==> flow/design.v <==
module Fifo_Datapath (
    input  logic        clk,
    input  logic        rst,
    input  logic        wc_en,       
    input  logic        rc_en,       
    input  logic [31:0] Data_in,
    output logic [31:0] Data_out,
    output logic        full,
    output logic        fifo_empty
);
    logic [3:0] w_addr;
    logic [3:0] r_addr;
    logic [31:0] Memory [15:0];
    logic [4:0] count;  
    always_ff @(posedge clk or posedge rst) begin
        if (rst)
            w_addr <= 0;
        else if (wc_en && !full)
            w_addr <= w_addr + 1;
    end
    always_ff @(posedge clk or posedge rst) begin
        if (rst) 
            r_addr <= 0;
        else if (rc_en && !fifo_empty)
            r_addr <= r_addr + 1;
    end
    always_ff @(posedge clk) begin
        if (wc_en && !full)
            Memory[w_addr] <= Data_in;
    end
    always_comb begin
        Data_out = (rst || fifo_empty)? 0: Memory[r_addr];
    end
    always_ff @(posedge clk or posedge rst) begin
        if (rst)
            count <= 0;
        else begin
            case ({wc_en && !full, rc_en && !fifo_empty})
                2'b10: count <= count + 1;  
                2'b01: count <= count - 1;  
                default: count <= count;    
            endcase
        end
    end
    assign full       = (count == 15);
    assign fifo_empty = (count == 0);
endmodule
module channel_ctrl(
    input  logic       clk,
    input  logic       rst,
    input  logic       channel_en,
    input  logic       readyIn,
    input  logic       fifo_full,
    input  logic       fifo_empty,
    input  logic       bsz,
    input  logic       tslb,
    input  logic       tsz,
    input  logic [1:0] M_HResp,
    output logic       irq,
    output logic [1:0] HTrans,
    output logic       write,
    output logic       b_sel, d_sel, t_sel, s_sel, h_sel,
    output logic       d_en, s_en, ts_en, burst_en, count_en, sz_en,
    output logic       rd_en, wr_en,
    output logic       trigger
);
    typedef enum logic [2:0] {
        DISABLED      = 3'b000,
        ENABLED       = 3'b001,
        READ_WAIT     = 3'b010,
        HOLD_READ     = 3'b011,
        WRITE_WAIT    = 3'b100,
        HOLD_WRITE    = 3'b101
    } state_t;
    localparam IDLE     = 2'b00;
    localparam BUSY     = 2'b01;
    localparam NON_SEQ  = 2'b10;
    localparam SEQ      = 2'b11;
    state_t current_state, next_state;
    always_ff @(posedge clk or posedge rst) begin
        if (rst)
            current_state <= DISABLED;
        else
            current_state <= next_state;
    end
    always_comb begin
        case (current_state)
            DISABLED: begin
                next_state = (channel_en) ? ENABLED : DISABLED;
            end
            ENABLED: begin
                next_state = tsz ? DISABLED : READ_WAIT;
            end
            READ_WAIT: begin
                if (!readyIn)
                    next_state = READ_WAIT;
                else if (!channel_en && readyIn) 
                    next_state = HOLD_READ;
                else if (channel_en && readyIn && !bsz && !M_HResp)
                    next_state = READ_WAIT;
                else if (channel_en && readyIn && bsz && (M_HResp == 0))
                    next_state = WRITE_WAIT;
                else
                    next_state = READ_WAIT;
            end
            HOLD_READ: begin
                if (channel_en && bsz) begin
                    next_state = WRITE_WAIT;
                end else if (channel_en && !bsz) begin
                    next_state = READ_WAIT;
                end else begin
                    next_state = HOLD_READ;
                end
            end
            WRITE_WAIT: begin
                if (!readyIn)
                    next_state = WRITE_WAIT;
                else if (channel_en && tsz && bsz)
                    next_state = DISABLED;
                else if (!channel_en && readyIn)
                    next_state = HOLD_WRITE; 
                else if (channel_en && readyIn && !bsz && (M_HResp == 0))
                    next_state = WRITE_WAIT; 
                else if (channel_en && readyIn && bsz && (M_HResp == 0))
                    next_state = READ_WAIT;
                else
                    next_state = WRITE_WAIT;
            end
            HOLD_WRITE: begin
                if (channel_en && !bsz) begin
                    next_state = WRITE_WAIT;
                end else if (channel_en && bsz) begin
                    if (tsz)
                        next_state = DISABLED;
                    else 
                        next_state = READ_WAIT;
                end else begin
                    next_state = HOLD_WRITE;
                end
            end
            default: next_state = current_state;
        endcase
    end
    always_comb begin
        irq       = 0;
        b_sel     = 0;
        d_sel     = 0;
        t_sel     = 0;
        s_sel     = 0;
        h_sel     = 0;
        d_en      = 0;
        s_en      = 0;
        ts_en     = 0;
        burst_en  = 0;
        count_en  = 0;
        sz_en     = 0;
        rd_en     = 0;
        wr_en     = 0;
        trigger   = 0;
        write     = 0;
        HTrans    = IDLE;
        case (current_state)
            DISABLED: begin
                if (channel_en) begin
                    t_sel     = 1;
                    d_sel     = 1;
                    s_sel     = 1;
                    burst_en  = 1;
                    s_en      = 1;
                    d_en      = 1;
                    sz_en     = 1;
                    ts_en     = 1;
                    HTrans    = IDLE;
                end
            end
            ENABLED: begin
                if (tsz) begin
                    irq = 1;
                end else if (channel_en) begin
                    write = 0;
                    count_en  = 1;
                    s_en = 1;
                    HTrans    = NON_SEQ;
                end
            end
            READ_WAIT: begin
                if (!readyIn && bsz) begin
                    write     = 0;
                    HTrans    = BUSY;
                    h_sel = 1;
                end else if (!readyIn && !bsz) begin
                    write = 0;
                    HTrans = BUSY;
                end else if (!channel_en && readyIn) begin
                    wr_en = 1;
                    HTrans = IDLE;
                end else if (channel_en && readyIn && (M_HResp == 0) && !bsz)  begin
                    write     = 0;
                    wr_en     = 1;
                    count_en  = 1;
                    s_en      = 1;
                    HTrans    = SEQ;
                end else if (channel_en && bsz && (M_HResp == 0) && readyIn)  begin
                    wr_en = 1;
                    ts_en = 1;
                    count_en = 1;
                    write    = 1;
                    h_sel    = 1;
                    d_en     = 1;
                    HTrans    = NON_SEQ;
                end
            end
            HOLD_READ: begin
                if (channel_en && !bsz) begin
                    count_en = 1;
                    s_en     = 1;
                    HTrans   = SEQ;
                end else if (channel_en && bsz) begin
                    ts_en = 1;
                    write = 1;
                    h_sel = 1;
                    d_en = 1;
                    count_en = 1;
                    HTrans = NON_SEQ;
                end else
                    HTrans = IDLE;
            end
            WRITE_WAIT: begin
                if (!readyIn && bsz) begin
                    write     = 1;
                    HTrans    = BUSY;
                    h_sel = 0;
                    trigger = 1;
                end else if (!readyIn && !bsz) begin
                    h_sel = 1;
                    trigger = 1;
                    HTrans = BUSY;
                    write = 1;
                end else if (!channel_en && readyIn) begin
                    rd_en = 1;
                    trigger = 1;
                    HTrans = IDLE;
                end else if (channel_en && tsz && bsz) begin
                    irq = 1;
                    rd_en = 1;
                    trigger = 1;
                    HTrans = IDLE;
                end else if (channel_en && readyIn && (M_HResp == 0) && !bsz) begin
                    h_sel = 1;
                    write = 1;
                    trigger = 1;
                    rd_en = 1;
                    d_en      =  1;
                    count_en  = 1;
                    HTrans    = SEQ;
                end
                else if (channel_en && readyIn && (M_HResp == 0) && !tslb && bsz) begin
                    h_sel = 0;
                    write = 0;
                    count_en  = 1;
                    s_en = 1;
                    trigger = 1;
                    rd_en = 1;
                    HTrans    = NON_SEQ;
                end else if (channel_en && readyIn && (M_HResp == 0) && tslb && bsz) begin
                    burst_en = 1;
                    b_sel = 1;
                    write = 0;
                    count_en  = 1;
                    s_en = 1;
                    h_sel = 0;
                    trigger = 1;
                    rd_en = 1;
                    HTrans    = NON_SEQ;
                end
            end
            HOLD_WRITE: begin
                if (channel_en && !bsz) begin
                    h_sel = 1;
                    write = 1;
                    d_en = 1;
                    count_en = 1;
                    HTrans = SEQ;
                end else if (channel_en && bsz) begin
                    if (tsz) begin
                        irq = 1;
                        HTrans = IDLE;
                    end else if (tslb) begin
                        burst_en = 1;
                        b_sel   = 1;
                        count_en = 1;
                        s_en = 1;
                        HTrans = NON_SEQ;
                    end else if (!tslb) begin
                        count_en = 1;
                        s_en = 1;
                        HTrans = NON_SEQ;
                    end
            end
        end
        endcase
    end
endmodule
module Dmac_Channel_Datapath (
    input  logic        clk,
    input  logic        rst,
    input  logic        s_sel,
    input  logic        d_sel,
    input  logic        b_sel,
    input  logic        t_sel,
    input  logic        s_en,
    input  logic        d_en,
    input  logic        ts_en,
    input  logic        sz_en,
    input  logic        burst_en,
    input  logic        count_en,
    input  logic        h_sel,
    input  logic        wr_en,
    input  logic        rd_en,
    input  logic        trigger,
    input  logic [31:0] S_Address,
    input  logic [31:0] D_Address,
    input  logic [31:0] T_Size,
    input  logic [31:0] B_Size,
    input  logic [31:0] R_Data,
    input  logic [1:0]  HSize,
    output logic        bs0,
    output logic        tslb,
    output logic        ts0,
    output logic        fifo_full,
    output logic        fifo_empty,
    output logic [31:0] MAddress,
    output logic [31:0] MWData,
    output logic [3:0]  MWStrb
);
    logic [31:0] Src_Addr, Dst_Addr, Transfer_Size, Burst_Size;
    logic [31:0] Incr_Src_Addr;
    logic [31:0] Incr_Dst_Addr;
    logic [31:0] Dec_Transfer_Size;
    always_comb begin
        Incr_Src_Addr      = Src_Addr + 32'd4;
        Incr_Dst_Addr      = Dst_Addr + 32'd4;
        Dec_Transfer_Size  = Transfer_Size - Burst_Size;
    end
    always_ff @(posedge clk or posedge rst) begin
        if (rst) begin
            Src_Addr <= 32'b0;
        end
        else if (s_en)
            Src_Addr <= s_sel ? S_Address : Incr_Src_Addr;
    end
    always_ff @(posedge clk or posedge rst) begin
        if (rst) begin
            Dst_Addr <= 32'b0;
        end
        else if (d_en)
            Dst_Addr <= d_sel ? D_Address : Incr_Dst_Addr;
    end
    always_ff @(posedge clk or posedge rst) begin
        if (rst) begin
            Transfer_Size <= 32'b0;
        end
        else if (ts_en)
            Transfer_Size <= t_sel ? T_Size : Dec_Transfer_Size;
    end
    always_ff @(posedge clk or posedge rst) begin
        if (rst) begin
            Burst_Size <= 32'b0;
        end
        else if (burst_en)
            Burst_Size <= (B_Size == 0)? 1: (b_sel ? 1 : B_Size);
    end
    assign tslb = (Transfer_Size < B_Size);
    logic [31:0] Decrement_Counter;
    logic [31:0] Decremented_Value;
    always_comb begin
        Decremented_Value = Decrement_Counter - 1;
    end
    always_ff @(posedge clk or posedge rst) begin
        if (rst)
            Decrement_Counter <= 32'b0;
        else if (count_en)
            Decrement_Counter <= (Decrement_Counter == 0) ? ((tslb) ? 0: Burst_Size-1)  : Decremented_Value;
    end
    assign MAddress = h_sel ? (Dst_Addr) : (Src_Addr);
    logic [31:0] fifo_out;
    Fifo_Datapath fifo_inst (
        .clk        (clk),
        .rst        (rst),
        .wc_en      (wr_en),
        .rc_en      (rd_en),
        .Data_in    (R_Data),
        .Data_out   (fifo_out),
        .full       (fifo_full),
        .fifo_empty (fifo_empty)
    );
    logic [1:0] HSize_Reg;
    always_ff @(posedge clk or posedge rst) begin
        if (rst) begin
            HSize_Reg <= 0;
        end
        else if (sz_en) begin
            HSize_Reg <= HSize;
        end
    end
    always_comb begin
        if (trigger) begin
            MWData = fifo_out;  
            case (HSize)
                2'b00: begin   
                    case (Src_Addr[1:0])
                        2'b00: MWStrb = 4'b0001;
                        2'b01: MWStrb = 4'b0010;
                        2'b10: MWStrb = 4'b0100;
                        2'b11: MWStrb = 4'b1000;
                        default: MWStrb = 4'b0000;
                    endcase
                end
                2'b01: begin   
                    case (Src_Addr[1:0])
                        2'b00: MWStrb = 4'b0011;  
                        2'b10: MWStrb = 4'b1100;
                        default: MWStrb = 4'b0000;
                    endcase
                end
                2'b10: MWStrb = 4'b1111;   
                default: MWStrb = 4'b0000;
            endcase
        end else begin
            MWData  = 32'b0;
            MWStrb  = 4'b0000;
        end
    end
    assign bs0 = (Decrement_Counter == 0);
    assign ts0 = (Transfer_Size == 0);
endmodule
module Dmac_Channel (
    input  logic        clk,
    input  logic        rst,
    input  logic        channel_en,
    input  logic        readyIn,
    input  logic [1:0]  M_HResp,
    input  logic [31:0] S_Address,
    input  logic [31:0] D_Address,
    input  logic [31:0] T_Size,
    input  logic [31:0] B_Size,
    input  logic [31:0] R_Data,
    input  logic [1:0]  HSize,
    output logic        irq,
    output logic        write,
    output logic [1:0]  HTrans,
    output logic [31:0] MAddress,
    output logic [31:0] MWData,
    output logic  [3:0] MWStrb
);
    logic s_sel, d_sel, b_sel, t_sel;
    logic s_en, d_en, ts_en, burst_en, count_en, sz_en;
    logic h_sel, rd_en, wr_en;
    logic fifo_full, fifo_empty;
    logic trigger;
    logic bs0, tslb, ts0;
    Dmac_Channel_Datapath datapath_inst (
        .clk         (clk),
        .rst         (rst),
        .s_sel       (s_sel),
        .d_sel       (d_sel),
        .b_sel       (b_sel),
        .t_sel       (t_sel),
        .s_en        (s_en),
        .d_en        (d_en),
        .ts_en       (ts_en),
        .sz_en       (sz_en),
        .burst_en    (burst_en),
        .count_en    (count_en),
        .h_sel       (h_sel),
        .wr_en       (wr_en),
        .rd_en       (rd_en),
        .trigger     (trigger),
        .S_Address   (S_Address),
        .D_Address   (D_Address),
        .T_Size      (T_Size),
        .B_Size      (B_Size),
        .R_Data      (R_Data),
        .HSize       (HSize),
        .bs0         (bs0),
        .tslb        (tslb),
        .ts0         (ts0),
        .fifo_full   (fifo_full),
        .fifo_empty  (fifo_empty),
        .MAddress    (MAddress),
        .MWData      (MWData),
        .MWStrb      (MWStrb)
    );
    channel_ctrl controller_inst (
        .clk         (clk),
        .rst         (rst),
        .channel_en  (channel_en),
        .readyIn     (readyIn),
        .fifo_full   (fifo_full),
        .fifo_empty  (fifo_empty),
        .bsz         (bs0),
        .tslb        (tslb),
        .tsz         (ts0),
        .M_HResp     (M_HResp),
        .irq         (irq),
        .HTrans      (HTrans),
        .write       (write),
        .b_sel       (b_sel),
        .d_sel       (d_sel),
        .t_sel       (t_sel),
        .s_sel       (s_sel),
        .h_sel       (h_sel),
        .d_en        (d_en),
        .s_en        (s_en),
        .ts_en       (ts_en),
        .sz_en       (sz_en),
        .burst_en    (burst_en),
        .count_en    (count_en),
        .rd_en       (rd_en),
        .wr_en       (wr_en),
        .trigger     (trigger)
    );
endmodule
module Dmac_Main_Ctrl(
    input  logic clk,
    input  logic rst,
    input  logic [1:0] DmacReq,
    input  logic con_new_sel,
    input  logic irq,
    input  logic Bus_Grant,
    input  logic C_config,
    output logic con_sel,
    output logic Bus_Req,
    output logic HReadyOut,
    output logic [1:0] S_HResp,
    output logic Interrupt,
    output logic con_en,
    output logic Channel_en_1, Channel_en_2,
    output logic hold,
    output logic [1:0] ReqAck
);
    typedef enum logic [1:0] {
        IDLE     = 2'b00,
        MSB_REQ  = 2'b01,
        LSB_REQ  = 2'b10,
        WAIT     = 2'b11
    } state_t;
    state_t current_state, next_state;
    always_ff @(posedge clk or posedge rst) begin
        if (rst)
            current_state <= IDLE;
        else
            current_state <= next_state;
    end
    always_comb begin
        hold         = 0;
        Bus_Req      = 0;
        Interrupt    = 0;
        con_en       = 0;
        con_sel      = 0;
        HReadyOut    = 0;
        ReqAck       = 2'b00;
        S_HResp      = 2'b00;
        next_state   = current_state;   
        case (current_state)
            IDLE: begin
                if (DmacReq[1] == 1'b1) begin
                    hold     = 1;
                    Bus_Req  = 1;
                    next_state = MSB_REQ;
                end else if (DmacReq == 2'b01) begin
                    hold     = 1;
                    Bus_Req  = 1;
                    next_state = LSB_REQ;
                end
            end
            MSB_REQ: begin
                if (!irq && ({C_config, Bus_Grant} == 2'b11)) begin
                    con_en       = 0;
                    con_sel      = 0;
                    ReqAck       = 2'b10;
                    next_state   = WAIT;
                end else if (irq && ({C_config, Bus_Grant} == 2'b11)) begin
                    Interrupt  = 1;
                    con_sel = 1;
                    next_state = IDLE;
                end else
                    Bus_Req = 1;
            end
            LSB_REQ: begin
                if (!irq && ({C_config, Bus_Grant} == 2'b11)) begin
                    con_en       = 1;
                    con_sel      = 1;
                    ReqAck       = 2'b01;
                    next_state   = WAIT;
                end else if (irq && ({C_config, Bus_Grant} == 2'b11)) begin
                    Interrupt  = 1;
                    con_sel = 1;
                    next_state = IDLE;
                end else
                    Bus_Req = 1;
            end
            WAIT: begin
                if (({Bus_Grant, con_new_sel} == 2'b00)) begin
                    next_state = MSB_REQ;
                    Bus_Req    = 1;
                end else if (({Bus_Grant, con_new_sel} == 2'b01)) begin
                    next_state = LSB_REQ;
                    Bus_Req    = 1;
                    con_sel    = 1;
                end else
                 if (!irq && !con_new_sel) begin
                    con_sel    = 0;
                    con_en     = 1;
                    next_state = WAIT;
                end else if (!irq && con_new_sel) begin
                    con_sel    = 1;
                    con_en     = 1;
                    next_state = WAIT;
                end else if (irq && ({Bus_Grant, con_new_sel} == 2'b10)) begin
                    Interrupt  = 1;
                    con_sel = con_new_sel;
                    next_state = IDLE;
                end else if (irq && ({Bus_Grant, con_new_sel} == 2'b11)) begin
                    Interrupt  = 1;
                    con_sel = con_new_sel;
                    next_state = IDLE;
                end
            end
        endcase
    end
    always_comb begin
        Channel_en_1 = 0;
        Channel_en_2 = 0;
        case (current_state)
            MSB_REQ: Channel_en_1 = C_config && Bus_Grant;
            LSB_REQ: Channel_en_2 = C_config && Bus_Grant;
            WAIT: begin
                Channel_en_1 = Bus_Grant && !con_new_sel;
                Channel_en_2 = Bus_Grant && con_new_sel;
            end
            default: ;
        endcase
    end
endmodule
module Dmac_Main_Datapath(
    input logic clk,
    input logic rst,
    input logic write,
    input logic HSel,
    input logic [1:0] STrans,  
    input logic channel_en_1,
    input logic channel_en_2,
    input logic [31:0] HWData,
    input logic [31:0] HAddr,
    input logic [31:0] MRData,
    input logic HReady,
    input logic [1:0] M_HResp,
    input logic con_en,
    input logic con_sel,
    output logic C_config,
    output logic irq,
    output logic con_new_sel,
    output logic [31:0] MAddress,
    output logic [31:0] MWData,
    output logic [3:0] MBurst_Size,
    output logic MWrite,
    output logic [3:0] MWStrb,
    output logic [1:0] MTrans
);
logic dmac_selected;
logic [3:0] decoded_address;
logic [31:0] Size_Reg, SAddr_Reg, DAddr_Reg, Ctrl_Reg;
logic [31:0] latched_address;
logic latched_write, latched_sel;
logic [1:0] latched_STrans;
assign  dmac_selected = latched_write && latched_STrans[1] && latched_sel;
assign decoded_address = latched_address[5:2];
assign C_config = Ctrl_Reg[16];
always_ff @( posedge clk ) begin
    if (rst) begin
        latched_address <= 32'b0;
        latched_write <= 0;
        latched_STrans <= 2'b0;
        latched_sel <= 0;
    end else begin
        latched_address <= HAddr;
        latched_STrans <= STrans;
        latched_sel <= HSel;
        latched_write <= write;
    end
end
always_ff @(posedge clk or posedge rst) begin
    if (rst) begin
        Size_Reg <= 32'b0;
        SAddr_Reg <= 32'b0;
        DAddr_Reg <= 32'b0;
        Ctrl_Reg <= 32'b0;
    end
    else if (irq)
        Ctrl_Reg <= 32'b0;
    else if (dmac_selected) begin
        case (decoded_address)
            4'b0000: Size_Reg <=  HWData;
            4'b0001: SAddr_Reg <= HWData;
            4'b0010: DAddr_Reg <= HWData;
            4'b0011: Ctrl_Reg <=  HWData;
            default: ;
        endcase
    end
end
logic irq_1;
logic write_1;
logic [1:0]  MTrans_1;
logic [31:0] MAddress_1;
logic [31:0] MWData_1;
logic [3:0] MWStrb_1;
Dmac_Channel channel_1 (
    .clk(clk),
    .rst(rst),
    .channel_en(channel_en_1),
    .readyIn(HReady),
    .M_HResp(M_HResp),
    .S_Address(SAddr_Reg),
    .D_Address(DAddr_Reg),
    .T_Size(Size_Reg),
    .B_Size({{28{1'b0}}, {Ctrl_Reg[3:0]}}),
    .R_Data(MRData),
    .HSize(Ctrl_Reg[5:4]),
    .irq(irq_1),
    .write(write_1),
    .HTrans(MTrans_1),
    .MAddress(MAddress_1),
    .MWData(MWData_1),
    .MWStrb(MWStrb_1)
);
logic irq_2;
logic write_2;
logic [1:0]  MTrans_2;
logic [31:0] MAddress_2;
logic [31:0] MWData_2;
logic [3:0] MWStrb_2;
Dmac_Channel channel_2 (
    .clk(clk),
    .rst(rst),
    .channel_en(channel_en_2),
    .readyIn(HReady),
    .M_HResp(M_HResp),
    .S_Address(SAddr_Reg),
    .D_Address(DAddr_Reg),
    .T_Size(Size_Reg),
    .B_Size({{28{1'b0}}, {Ctrl_Reg[3:0]}}) ,
    .R_Data(MRData),
    .HSize(Ctrl_Reg[5:4]),
    .irq(irq_2),
    .write(write_2),
    .HTrans(MTrans_2),
    .MAddress(MAddress_2),
    .MWData(MWData_2),
    .MWStrb(MWStrb_2)
);
assign MAddress = con_sel? MAddress_2 : MAddress_1;
assign MWData = con_sel? MWData_2 : MWData_1;
assign MTrans = con_sel? MTrans_2 : MTrans_1;
assign MBurst_Size = Ctrl_Reg[3:0];
assign MWrite = con_sel? write_2 : write_1;
assign irq = irq_1 || irq_2; 
assign MWStrb = con_sel? MWStrb_2 : MWStrb_1;
always_ff @(posedge clk or posedge rst) begin
    if (rst) begin
        con_new_sel <= 0;
    end
    else if (con_en) begin
        con_new_sel <= con_sel;
    end
end
endmodule
module Dmac_Top (
    input  logic        clk,
    input  logic        rst,
    input  logic        write,
    input  logic        HSel,
    input  logic [1:0]  STrans,
    input  logic [31:0] HWData,
    input  logic [31:0] HAddr,
    input  logic [31:0] MRData,
    input  logic        HReady,
    input  logic [1:0]  M_HResp,
    output logic HReadyOut,
    output logic [1:0] S_HResp,
    input  logic [1:0]  DmacReq,      
    input  logic        Bus_Grant,   
    output logic [31:0] MAddress,
    output logic [31:0] MWData,
    output logic [3:0]  MBurst_Size,
    output logic        MWrite,
    output logic [1:0]  MTrans,
    output logic [3:0]  MWStrb,
    output logic        Bus_Req,
    output logic        Interrupt,
    output logic [1:0]  ReqAck
);
    logic con_sel, con_en, irq, con_new_sel, C_config;
    logic hold;
    logic channel_en_1, channel_en_2;
    Dmac_Main_Datapath datapath_inst (
        .clk            (clk),
        .rst            (rst),
        .write          (write),
        .HSel           (HSel),
        .STrans         (STrans),
        .channel_en_1   (channel_en_1),
        .channel_en_2   (channel_en_2),
        .HWData         (HWData),
        .HAddr          (HAddr),
        .MRData         (MRData),
        .HReady         (HReady),
        .M_HResp          (M_HResp),
        .con_en         (con_en),
        .con_sel        (con_sel),
        .C_config       (C_config),
        .irq            (irq),
        .con_new_sel    (con_new_sel),
        .MAddress       (MAddress),
        .MWData         (MWData),
        .MBurst_Size    (MBurst_Size),
        .MWrite         (MWrite),
        .MTrans         (MTrans),
        .MWStrb         (MWStrb)
    );
    Dmac_Main_Ctrl controller_inst (
        .clk            (clk),
        .rst            (rst),
        .DmacReq        (DmacReq),
        .con_new_sel    (con_new_sel),
        .irq            (irq),
        .Bus_Grant      (Bus_Grant),
        .C_config       (C_config),
        .con_sel        (con_sel),
        .HReadyOut      (HReadyOut),
        .S_HResp          (S_HResp),
        .Bus_Req        (Bus_Req),
        .Interrupt      (Interrupt),
        .con_en         (con_en),
        .Channel_en_1   (channel_en_1),
        .Channel_en_2   (channel_en_2),
        .hold           (hold),
        .ReqAck         (ReqAck)
    );
endmodule
* Reports on Dmac_Top
What the tools print for Dmac_Top, step after step. Lines are those of the file above, counted from 1. Library cell names are shortened. Not given: --
Inputs: top module Dmac_Top, clock port clk, library sky130hd, corner tt_025C_1v80

* After elaboration
Yosys after proc, flatten, opt, wreduce and memory -nomap, before mapping. Memory bits, and registers merged into a memory's read port (data or address), are not among the register bits. Print and check cells are not counted. Yosys's memory passes give these memory sizes; they may raise the number of words (mostly to a power of two), join words into wider ones and drop unused or constant bits.
Operators by class: add/sub/neg operators 18, magnitude comparators 2, eq/ne operators 38, muxes and demuxes 326, bitwise logic cells 1, reductions and logical operators 101
Operator list (count):
- 32-bit 2-to-1 mux | 22
- 1-bit 2-to-1 mux | 180
- 32-bit zero test | 5
- 32-bit by 1-bit subtractor with 32-bit output with constant B | 4
- 32-bit by 3-bit adder with 32-bit output with constant B | 4
- 2-bit 2-to-1 mux | 52
- 3-bit 2-to-1 mux | 24
- 32-bit subtractor | 2
- 32-bit by 4-bit less-than comparator with 1-bit output | 2
- 1-bit logical AND | 55
- 17-bit 2-to-1 mux | 3
- 3-bit case mux with 6-bit select | 2
- 4-bit case mux with 4-bit select | 2
- 4-bit 2-to-1 mux | 7
- 1-bit case mux with 3-bit select | 9
- 2-bit equality test with constant B | 12
- 4-bit case mux with 3-bit select | 2
- 5-bit case mux with 2-bit select | 2
- 2-bit case mux with 5-bit select | 2
- 1-bit case mux with 5-bit select | 4
- 1-bit case mux with 4-bit select | 5
- 2-bit by 1-bit equality test with 1-bit output with constant B | 8
- 4-bit by 1-bit adder with 4-bit output with constant B | 4
- 4-bit case mux with 2-bit select | 2
- 1-bit zero test | 13
- 2-bit zero test | 6
- 3-bit by 2-bit equality test with 1-bit output with constant B | 4
- 3-bit equality test with constant B | 4
Other operator kinds: 22; their cells: 45.
Word-level totals: register bits 478, bits in writable memories 1024, memories kept 2, input port bits 108, output and inout bits 82, cells after elaboration 516
Memories:
- datapath_inst.channel_1.datapath_inst.fifo_inst.Memory | depth 16, bits a word 32, rd ports 1, write ports 1, line 13 | logic [31:0] Memory [15:0];
- datapath_inst.channel_2.datapath_inst.fifo_inst.Memory | depth 16, bits a word 32, rd ports 1, write ports 1, line 13

* Longest topological paths
Longest topological path by Yosys (ltp), each cell counted once; first at word level (registers and memories cut), then after technology mapping (sequential cells cut; the memories' decode and read muxes count).
Depth: word-level depth 20, ABC_AREA 0, mapped depth 16

* Synthesis result
Yosys stat after the flow's synthesis: flattened, memories mapped to cells. It holds for the ABC_AREA given above (unset counts as 0); a run with the other value may have another netlist.
Cell types (count):
- edfxtp_1 | 1024
- dfrtp_1 | 407
- mux4_2 | 224
- mux2i_1 | 203
- o21ai_0 | 345
- mux2_2 | 132
- nand2_1 | 315
- a21oi_1 | 205
- xor2_1 | 81
- nor2_1 | 159
- clkbuf_1 | 157
- ha_1 | 42
- xnor2_1 | 57
- nand3_1 | 89
- nor3_1 | 78
- a221oi_1 | 35
- a211oi_1 | 37
- a31o_2 | 31
Other cell types: 72; their cells: 679.
Synthesis totals: cell count 4300, cell area after synthesis 62805.2 um2, sequential area 41153.2 um2, flip-flops 1441, buffers 257
The figures by module come from a second, unflattened synthesis with its own total; it is not the netlist above.
Unflattened totals: cells (unflattened synthesis) 5273, area (unflattened synthesis) 71034.4 um2
Rows give one instance, submodules left out.
Modules:
- Fifo_Datapath | times used 2, cells 878, area 20250.7 um2, seq. area 15700.1 um2
- Dmac_Channel_Datapath | times used 2, cells 1491, area 11981.5 um2, seq. area 4003.8 um2
- Dmac_Main_Datapath | times used 1, cells 344, area 5037.3 um2, seq. area 2742.6 um2
- channel_ctrl | times used 2, cells 74, area 600.6 um2, seq. area 151.4 um2
- Dmac_Main_Ctrl | times used 1, cells 43, area 331.6 um2, seq. area 101.3 um2
- Dmac_Channel | times used 2, cells 0, area 0.0 um2, seq. area 0.0 um2
- Dmac_Top | times used 1, cells 0, area 0.0 um2, seq. area 0.0 um2

* Worst setup path after synthesis
Path of least setup slack by OpenSTA after synthesis, without wires, with an ideal clock, recovery checks aside; 20% of the period is set as input and as output delay. Where synthesis merged equal registers, the netlist keeps one of their names.
Path post-synthesis: path type input-to-output, from input HReady, to output MAddress[10], period 10.0 ns, external input delay 2.000 ns, output delay 2.000 ns, launch time at the first pin 2.000 ns, arrival time 3.890 ns, required time 8.000 ns, slack 4.110 ns, path delay 1.890 ns, stages on the path 9, period reached after synthesis 5.89 ns
"path delay" = arrival - input delay + setup time. At an output port there is no setup time. "stages on the path": output pins that drive a net of the path, with the launching flip-flop's if there is one; two outputs of one cell count as two. "period reached after synthesis" = period - worst setup slack (recovery checks aside). The figure is calculated, with input and output delays left at 20% of the set period. Between the ends stands the longest chain of elaborated cells between them, by number of cells; it is not shown to be the way that was timed. Of several equally long chains one is given. Each line given opens the expression or statement behind the cell; cells for indexed reads and writes are added by Yosys, which also makes memories of some case tables.
On the way, post-synthesis: cell sequence clkbuf_1 > a21oi_1 > a211oi_1 > a31oi_1 > o22ai_2 > a41oi_1 > buf_2 > buf_1 > mux2i_1, length of the longest elaborated chain 15, elaborated cells between the ends (all ways) 66, classes of those cells 43 x mux; 23 x reduce/logical
RTL lines, path post-synthesis:
- from (decl) | line 787 | input  logic        HReady,
- 1-bit logical AND | line 239 | end else if (!channel_en && readyIn) begin
- 1-bit 2-to-1 mux | line 239
- 1-bit 2-to-1 mux | line 234 | end else if (!readyIn && !bsz) begin
- 1-bit 2-to-1 mux | line 229 | if (!readyIn && bsz) begin
- 1-bit case mux with 3-bit select | line 162 | case (current_state)
- 1-bit logical OR | line 767 | assign irq = irq_1 || irq_2;
- 1-bit logical AND | line 624 | end else if (irq && ({Bus_Grant, con_new_sel} == 2'b11)) begin
- 1-bit 2-to-1 mux | line 624
- 1-bit 2-to-1 mux | line 620 | end else if (irq && ({Bus_Grant, con_new_sel} == 2'b10)) begin
- 1-bit 2-to-1 mux | line 616 | end else if (!irq && con_new_sel) begin
- 1-bit 2-to-1 mux | line 612 | if (!irq && !con_new_sel) begin
- 1-bit 2-to-1 mux | line 607 | end else if (({Bus_Grant, con_new_sel} == 2'b01)) begin
- 1-bit 2-to-1 mux | line 604 | if (({Bus_Grant, con_new_sel} == 2'b00)) begin
- 1-bit case mux with 4-bit select | line 565 | case (current_state)
- 32-bit 2-to-1 mux | line 762 | assign MAddress = con_sel? MAddress_2 : MAddress_1;
- to (decl) | line 793 | output logic [31:0] MAddress,

* Worst path after layout
Path of least setup slack in the final report of flow run A (OpenROAD, finished layout, wires in). Where an end is a register, its clock arrival counts in the times.
Path after layout: path type input-to-output, from input HReady, to output MWData[17], period 8.59 ns, external input delay 1.72 ns, output delay 1.72 ns, launch time at the first pin 1.72 ns, arrival time 5.24 ns, required time 6.87 ns, slack 1.63 ns, stages on the path 13
Between the ends stands the longest chain of elaborated cells between them, by number of cells; it is not shown to be the way that was timed. Of several equally long chains one is given.
On the way, after layout: cell sequence clkdlybuf4s50_1 > buf_6 > a21oi_1 > a211oi_1 > a31oi_1 > o22ai_2 > buf_4 > a41oi_4 > buf_12 > clkbuf_16 > a211oi_2 > a31o_2 > clkdlybuf4s50_1, length of the longest elaborated chain 15, elaborated cells between the ends (all ways) 66, classes of those cells 37 x mux; 29 x reduce/logical
RTL lines, path after layout:
- from (decl) | line 787 | input  logic        HReady,
- 1-bit logical AND | line 239 | end else if (!channel_en && readyIn) begin
- 1-bit 2-to-1 mux | line 239
- 1-bit 2-to-1 mux | line 234 | end else if (!readyIn && !bsz) begin
- 1-bit 2-to-1 mux | line 229 | if (!readyIn && bsz) begin
- 1-bit case mux with 3-bit select | line 162 | case (current_state)
- 1-bit logical OR | line 767 | assign irq = irq_1 || irq_2;
- 1-bit logical AND | line 624 | end else if (irq && ({Bus_Grant, con_new_sel} == 2'b11)) begin
- 1-bit 2-to-1 mux | line 624
- 1-bit 2-to-1 mux | line 620 | end else if (irq && ({Bus_Grant, con_new_sel} == 2'b10)) begin
- 1-bit 2-to-1 mux | line 616 | end else if (!irq && con_new_sel) begin
- 1-bit 2-to-1 mux | line 612 | if (!irq && !con_new_sel) begin
- 1-bit 2-to-1 mux | line 607 | end else if (({Bus_Grant, con_new_sel} == 2'b01)) begin
- 1-bit 2-to-1 mux | line 604 | if (({Bus_Grant, con_new_sel} == 2'b00)) begin
- 1-bit case mux with 4-bit select | line 565 | case (current_state)
- 32-bit 2-to-1 mux | line 763 | assign MWData = con_sel? MWData_2 : MWData_1;
- to (decl) | line 794 | output logic [31:0] MWData,

# Flow runs of Dmac_Top

Stored flow runs of Dmac_Top (2 of them; Yosys, OpenROAD, sky130hd). They differ in their settings and are not a sequence. Constraints: input delay and output delay 20% of the set period each, output load 0.01 pF.
"clock period achieved" = clock period - worst setup slack. The figure is calculated, with input and output delays left at 20% of the set period.
"critical setup path time": the worst setup path's part of the clock period (all of it between registers, 20% less for each end at a port) less its slack. A launch clock that arrives late makes it longer, a capture clock that arrives late makes it shorter.

[flow run A] flow files
==> flow/run.sh <==
#!/bin/bash
# the make line also repeats the synthesis and layout settings of config.mk as NAME=value (left out here)
make -C /OpenROAD-flow-scripts/flow DESIGN_CONFIG=/design/flow/config.mk WORK_HOME=/design/flow/orfs CLKGATE_MAP_FILE= finish
==> flow/config.mk <==
export PLATFORM = sky130hd
export DESIGN_NAME = Dmac_Top
export DESIGN_NICKNAME = Dmac_Top
export VERILOG_FILES = /design/flow/design.v
export SDC_FILE = /design/flow/constraint.sdc
export NUM_CORES = 4
export LEC_CHECK = 0
export CAP_MARGIN = 20
export CORE_MARGIN = 2
export CORE_UTILIZATION = 40
export PLACE_DENSITY = 0.6
export SETUP_SLACK_MARGIN = 1.47
export SLEW_MARGIN = 20
==> flow/constraint.sdc <==
create_clock -name core_clock -period 8.59 [get_ports {clk}]
set_input_delay 1.7180 -clock core_clock [delete_from_list [all_inputs] [get_ports {clk}]]
set_output_delay 1.7180 -clock core_clock [all_outputs]
set_load 0.01 [all_outputs]

[flow run A] result: worst hold slack 0.475 ns; total die area 160,200.0 um2; critical setup path time 3.53 ns; kind of the worst setup path input-to-output; summed negative setup slack 0.000 ns; worst slack on setup checks 1.629 ns; std-cell area (final layout) 71,955.3 um2; area of the synthesized netlist 62,805.2 um2; clock period achieved 6.961 ns

[flow run B] flow files
==> flow/run.sh <==
#!/bin/bash
# the make line also repeats the synthesis and layout settings of config.mk as NAME=value (left out here)
make -C /OpenROAD-flow-scripts/flow DESIGN_CONFIG=/design/flow/config.mk WORK_HOME=/design/flow/orfs CLKGATE_MAP_FILE= finish
==> flow/config.mk <==
export PLATFORM = sky130hd
export DESIGN_NAME = Dmac_Top
export DESIGN_NICKNAME = Dmac_Top
export VERILOG_FILES = /design/flow/design.v
export SDC_FILE = /design/flow/constraint.sdc
export NUM_CORES = 4
export LEC_CHECK = 0
export CAP_MARGIN = 0
export CELL_PAD_IN_SITES_DETAIL_PLACEMENT = 0
export CORE_ASPECT_RATIO = 0.66
export CORE_MARGIN = 2
export CORE_UTILIZATION = 60
export CTS_CLUSTER_DIAMETER = 183
export CTS_CLUSTER_SIZE = 97
export GPL_ROUTABILITY_DRIVEN = 0
export GPL_TIMING_DRIVEN = 0
export MAX_ROUTING_LAYER = met4
export PLACE_DENSITY_LB_ADDON = 0.26
export SLEW_MARGIN = 20
export TNS_END_PERCENT = 80
==> flow/constraint.sdc <==
create_clock -name core_clock -period 10.0 [get_ports {clk}]
set_input_delay 2.0000 -clock core_clock [delete_from_list [all_inputs] [get_ports {clk}]]
set_output_delay 2.0000 -clock core_clock [all_outputs]
set_load 0.01 [all_outputs]

[flow run B] result: total die area 107,335.0 um2; std-cell area (final layout) 68,010.2 um2; critical setup path time 4.48 ns; kind of the worst setup path input-to-output; worst slack on setup checks 1.518 ns; worst hold slack 0.514 ns; clock period achieved 8.482 ns; summed negative setup slack 0.000 ns; area of the synthesized netlist 62,805.2 um2
